==> flow/design.v <==
`timescale 1ns / 1ps
module axi_to_apb_bridge (
    input  logic        clk,
    input  logic        rst_n,
    input  logic [31:0] awaddr,
    input  logic        awvalid,
    output logic        awready,
    input  logic [31:0] wdata,
    input  logic        wvalid,
    output logic        wready,
    output logic        bvalid,
    input  logic        bready,
    output logic        PSEL,
    output logic        PENABLE,
    output logic        PWRITE,
    output logic [31:0] PADDR,
    output logic [31:0] PWDATA
);
    typedef enum logic [2:0] {IDLE, SETUP, ACCESS, WAIT_DONE} state_t;
    state_t state;
    logic [31:0] addr_reg;
    int burst_cnt;
    localparam int burst_len = 4;
    always_ff @(posedge clk or negedge rst_n) begin
        if (!rst_n) begin
            state     <= IDLE;
            awready   <= 0;
            wready    <= 0;
            bvalid    <= 0;
            PSEL      <= 0;
            PENABLE   <= 0;
            PWRITE    <= 0;
            PADDR     <= 0;
            PWDATA    <= 0;
            addr_reg  <= 0;
            burst_cnt <= 0;
        end else begin
            case (state)
                IDLE: begin
                    if (awvalid) begin
                        awready <= 1;
                    end
                    if (awvalid && awready) begin
                        addr_reg  <= awaddr;
                        burst_cnt <= 0;
                        awready   <= 0;
                        state     <= SETUP;
                    end
                end
                SETUP: begin
                    if (wvalid) begin
                        wready  <= 1;
                        PADDR   <= addr_reg;
                        PWDATA  <= wdata;
                        PWRITE  <= 1;
                        PSEL    <= 1;
                        state   <= ACCESS;
                    end
                end
                ACCESS: begin
                    wready  <= 0;
                    PENABLE <= 1;
                    state   <= WAIT_DONE;
                end
                WAIT_DONE: begin
                    PENABLE <= 0;
                    PSEL    <= 0;
                    PWRITE  <= 0;
                    burst_cnt <= burst_cnt + 1;
                    addr_reg  <= addr_reg + 4;
                    if (burst_cnt == burst_len - 1) begin
                        bvalid <= 1;
                        state  <= IDLE;
                    end else begin
                        state <= SETUP;
                    end
                end
            endcase
            if (bvalid && bready) begin
                bvalid <= 0;
                awready <= 1;
                burst_cnt  <= 0;
            end
        end
    end
endmodule
# Reports on axi_to_apb_bridge
# Tool output for the design above, in the order of the flow.
# Line numbers count from 1 in the design file above.
# Library cell names are shortened.
# The mark n/a stands for no value.
# design
top_module	axi_to_apb_bridge
clock_port	clk
lib	sky130hd
lib_corner	tt_025C_1v80

# Elaborated design
# Source: Yosys, flattened and elaborated, memories not mapped. Widths are those after wreduce. Registers that Yosys merges into a memory's read port (data or address) are not register bits. Print and check cells do not count. Equal cells are merged and count once.
# bits
reg_bits	136
input_bits	69
# classes
n_eq	7
mux	20
reduce_and_logical	21
addsub	2
# ops
op	count
case mux 32 bit (select 2 bit)	2
two-way mux 32 bit	3
adder 32 x 2 -> 32 bit (second input constant)	1
adder 32 x 3 -> 32 bit (second input constant)	1
== test 32 x 3 -> 1 bit (second input constant)	1
AND reduction 2 bit	7
nonzero test 2 bit	7
case mux 3 bit (select 4 bit)	1
two-way mux 1 bit	9
== test 3 x 2 -> 1 bit (second input constant)	2
nonzero test 3 bit	2
two-way mux 3 bit	2
case mux 1 bit (select 2 bit)	3
inequality test 2 bit (second input constant)	2
nonzero test 4 bit	1
== test 3 x 1 -> 1 bit (second input constant)	1
inequality test 3 bit (second input constant)	1
logical NOT 3 bit	1
AND reduction 3 bit	1
logical AND 1 bit	2

# Logic depth
# Yosys ltp: most cells in a row. Word level: on the elaborated netlist, between registers, memories and ports. Mapped: between sequential cells and ports; inverters and the memories' decode and read muxes count.
# depth
depth_word	4
abc_area	0
depth_mapped	7
ltp_nobuf	6

# Netlist
# Yosys stat after the flow's synthesis: flattened, memories mapped to cells. It holds for the ABC_AREA given above (unset counts as 0); a run with the other value may have another netlist.
# Totals and module areas in this step are rounded.
# by_type
cell	count	area_total_um2
dfrtp_1	136	3.4E+03
mux2_2	84	945.907
nand2_1	65	243.984
mux2i_1	21	210.202
nand3_1	38	190.182
a21oi_1	36	180.173
o22ai_1	25	156.4
nand4_1	22	137.632
nor2_1	35	131.376
o21ai_0	26	130.125
nor4_1	13	81.328
clkbuf_1	18	67.565
nor4_4	3	63.811
xor2_1	6	52.55
and3_1	8	50.048
nor3_1	9	45.043
a31oi_1	6	37.536
inv_1	10	37.536
# Not listed: further types 41, cells in them 82.
# mapped
cells	643
n_buf	38
yosys_area_um2	6830
ffs	137
seq_area_um2	3430

# Worst setup path after synthesis
# Source: OpenSTA report_checks on the synthesized netlist (no wires, ideal clock, input and output delay 20% of the period each), path of least setup slack; recovery checks are left aside. Register names are those of the netlist, which keeps one name where synthesis merged equal registers.
# synth_path
path_kind	input -> register
startpoint	input bready
endpoint	register burst_cnt[11]
setup_ns	0.118
required_time_ns	4.882
launch_ns	1.000
tclk_ns	5.0
slack_ns	2.703
arrival_time_ns	2.179
stages	6
delay_ns	1.297
in_delay_ns	1.000
period_less_setup_slack_ns	2.297
# "delay_ns" is the arrival time less input delay plus setup time.
# "stages" counts driving pins, that of a launching flip-flop among them; a cell with two outputs on the path counts twice.
# "period_less_setup_slack_ns" = period - worst setup slack (recovery checks aside). The figure is calculated, with input and output delays left at 20% of the set period.
# The rows between start and end are the longest chain of elaborated cells between them; the timing report does not say that the signal goes this way. Where chains are equally long, one stands for them.
# A line is the first line of the expression or statement that the cell stems from. Yosys adds cells for indexed reads and writes and turns some case tables into memories.
# A register here has more assigning lines than the two given.
# synth_via
path_cell_list	nand2_1 -> clkbuf_1 -> a311oi_1 -> nand2_1 -> o2bb2ai_1 -> a21o_1
elab_chain_cells	3
cells_between	5
cone_classes	eq/ne: 1; mux: 1; reduce/logical: 3
# synth_lines
item	line_no	rtl
start, declared	12	input  logic        bready,
logical AND 1 bit	79	if (bvalid && bready) begin
nonzero test 3 bit	n/a
AND reduction 2 bit	n/a
end, assigned	69	burst_cnt <= burst_cnt + 1;
end, assigned	82	burst_cnt  <= 0;
end, declared	22	int burst_cnt;

# Timing after layout
# From the final timing report of record 3: the path of least setup slack in the routed layout; clock arrival at registers is part of the times.
# layout_path
path_kind	input -> register
startpoint	input awvalid
endpoint	register burst_cnt[11]
launch_ns	1.00
tclk_ns	5.0
arrival_time_ns	3.54
slack_ns	1.82
required_time_ns	5.36
setup_ns	0.06
stages	6
in_delay_ns	1.00
# The rows between start and end are the longest chain of elaborated cells between them; the timing report does not say that the signal goes this way. Where chains are equally long, one stands for them.
# A register here has more assigning lines than the two given.
# layout_via
path_cell_list	clkdlybuf4s50_1 -> nand3_2 -> a311oi_1 -> nand2_1 -> nor4b_1 -> a21o_1
elab_chain_cells	4
cells_between	6
cone_classes	eq/ne: 1; mux: 3; reduce/logical: 2
# layout_lines
item	line_no	rtl
start, declared	6	input  logic        awvalid,
logical AND 1 bit	43	if (awvalid && awready) begin
two-way mux 32 bit	43
case mux 32 bit (select 2 bit)	38	case (state)
two-way mux 32 bit	79	if (bvalid && bready) begin
end, assigned	69	burst_cnt <= burst_cnt + 1;
end, assigned	82	burst_cnt  <= 0;
end, declared	22	int burst_cnt;

Measured data: module axi_to_apb_bridge, platform sky130hd, 3 stored runs of the flow under differing settings, order arbitrary. Input and output delays are each 20% of the period that was set; the output load is 0.01 pF.
"timing.achieved_period_ns" is the run's clock period less its worst setup slack. It is reckoned from that one timing run; input and output delays stay at 20% of the period that was set.
"totalPower_mw" is the tool's figure for a default switching activity; nothing was simulated.
Measured values are rounded.

Record 1, flow files:
==> flow/run.sh <==
#!/bin/bash
# the make line also repeats the synthesis and layout settings of config.mk as NAME=value (left out here)
make -C /OpenROAD-flow-scripts/flow DESIGN_CONFIG=/design/flow/config.mk WORK_HOME=/design/flow/orfs CLKGATE_MAP_FILE= finish
==> flow/config.mk <==
export PLATFORM = sky130hd
export DESIGN_NAME = axi_to_apb_bridge
export DESIGN_NICKNAME = axi_to_apb_bridge
export VERILOG_FILES = /design/flow/design.v
export SDC_FILE = /design/flow/constraint.sdc
export NUM_CORES = 4
export LEC_CHECK = 0
export ABC_AREA = 1
export CAP_MARGIN = 20
export CELL_PAD_IN_SITES_DETAIL_PLACEMENT = 1
export CELL_PAD_IN_SITES_GLOBAL_PLACEMENT = 1
export CORE_MARGIN = 5
export CORE_UTILIZATION = 52
export CTS_CLUSTER_DIAMETER = 226
export GPL_ROUTABILITY_DRIVEN = 0
export GPL_TIMING_DRIVEN = 0
export MIN_ROUTING_LAYER = met2
export PLACE_DENSITY = 0.88
export SETUP_SLACK_MARGIN = 0.25
export SLEW_MARGIN = 20
export TNS_END_PERCENT = 50
==> flow/constraint.sdc <==
create_clock -name core_clock -period 2.43 [get_ports {clk}]
set_input_delay 0.4860 -clock core_clock [delete_from_list [all_inputs] [get_ports {clk}]]
set_output_delay 0.4860 -clock core_clock [all_outputs]
set_load 0.01 [all_outputs]

Record 1: unfinished; error DPL-0033 in clock tree synthesis

Record 2, flow files:
==> flow/run.sh <==
#!/bin/bash
# the make line also repeats the synthesis and layout settings of config.mk as NAME=value (left out here)
make -C /OpenROAD-flow-scripts/flow DESIGN_CONFIG=/design/flow/config.mk WORK_HOME=/design/flow/orfs CLKGATE_MAP_FILE= finish
==> flow/config.mk <==
export PLATFORM = sky130hd
export DESIGN_NAME = axi_to_apb_bridge
export DESIGN_NICKNAME = axi_to_apb_bridge
export VERILOG_FILES = /design/flow/design.v
export SDC_FILE = /design/flow/constraint.sdc
export NUM_CORES = 4
export LEC_CHECK = 0
export ABC_AREA = 0
export CAP_MARGIN = 25
export CORE_MARGIN = 6
export CORE_UTILIZATION = 69
export CTS_CLUSTER_DIAMETER = 180
export CTS_CLUSTER_SIZE = 58
export GPL_ROUTABILITY_DRIVEN = 0
export MAX_ROUTING_LAYER = met5
export PLACE_DENSITY = 0.73
export SETUP_SLACK_MARGIN = 0.18
export SLEW_MARGIN = 15
==> flow/constraint.sdc <==
create_clock -name core_clock -period 2.14 [get_ports {clk}]
set_input_delay 0.4280 -clock core_clock [delete_from_list [all_inputs] [get_ports {clk}]]
set_output_delay 0.4280 -clock core_clock [all_outputs]
set_load 0.01 [all_outputs]

Record 2: unfinished; error DPL-0033 in clock tree synthesis

Record 3, flow files:
==> flow/run.sh <==
#!/bin/bash
# the make line also repeats the synthesis and layout settings of config.mk as NAME=value (left out here)
make -C /OpenROAD-flow-scripts/flow DESIGN_CONFIG=/design/flow/config.mk WORK_HOME=/design/flow/orfs CLKGATE_MAP_FILE= finish
==> flow/config.mk <==
export PLATFORM = sky130hd
export DESIGN_NAME = axi_to_apb_bridge
export DESIGN_NICKNAME = axi_to_apb_bridge
export VERILOG_FILES = /design/flow/design.v
export SDC_FILE = /design/flow/constraint.sdc
export NUM_CORES = 4
export LEC_CHECK = 0
export CAP_MARGIN = 20
export CORE_MARGIN = 2
export CORE_UTILIZATION = 40
export SLEW_MARGIN = 20
==> flow/constraint.sdc <==
create_clock -name core_clock -period 5.0 [get_ports {clk}]
set_input_delay 1.0000 -clock core_clock [delete_from_list [all_inputs] [get_ports {clk}]]
set_output_delay 1.0000 -clock core_clock [all_outputs]
set_load 0.01 [all_outputs]

==> results of record 3, as CSV <==
result,value
yosys_chip_area_um2,6830
design_die_area_um2,18100
final_stdcell_area_um2,8970
worstSetupSlack_ns,1.82
fin_tns_ns,0.000
hold_ws_ns,0.420
totalPower_mw,5.17
timing.achieved_period_ns,3.180
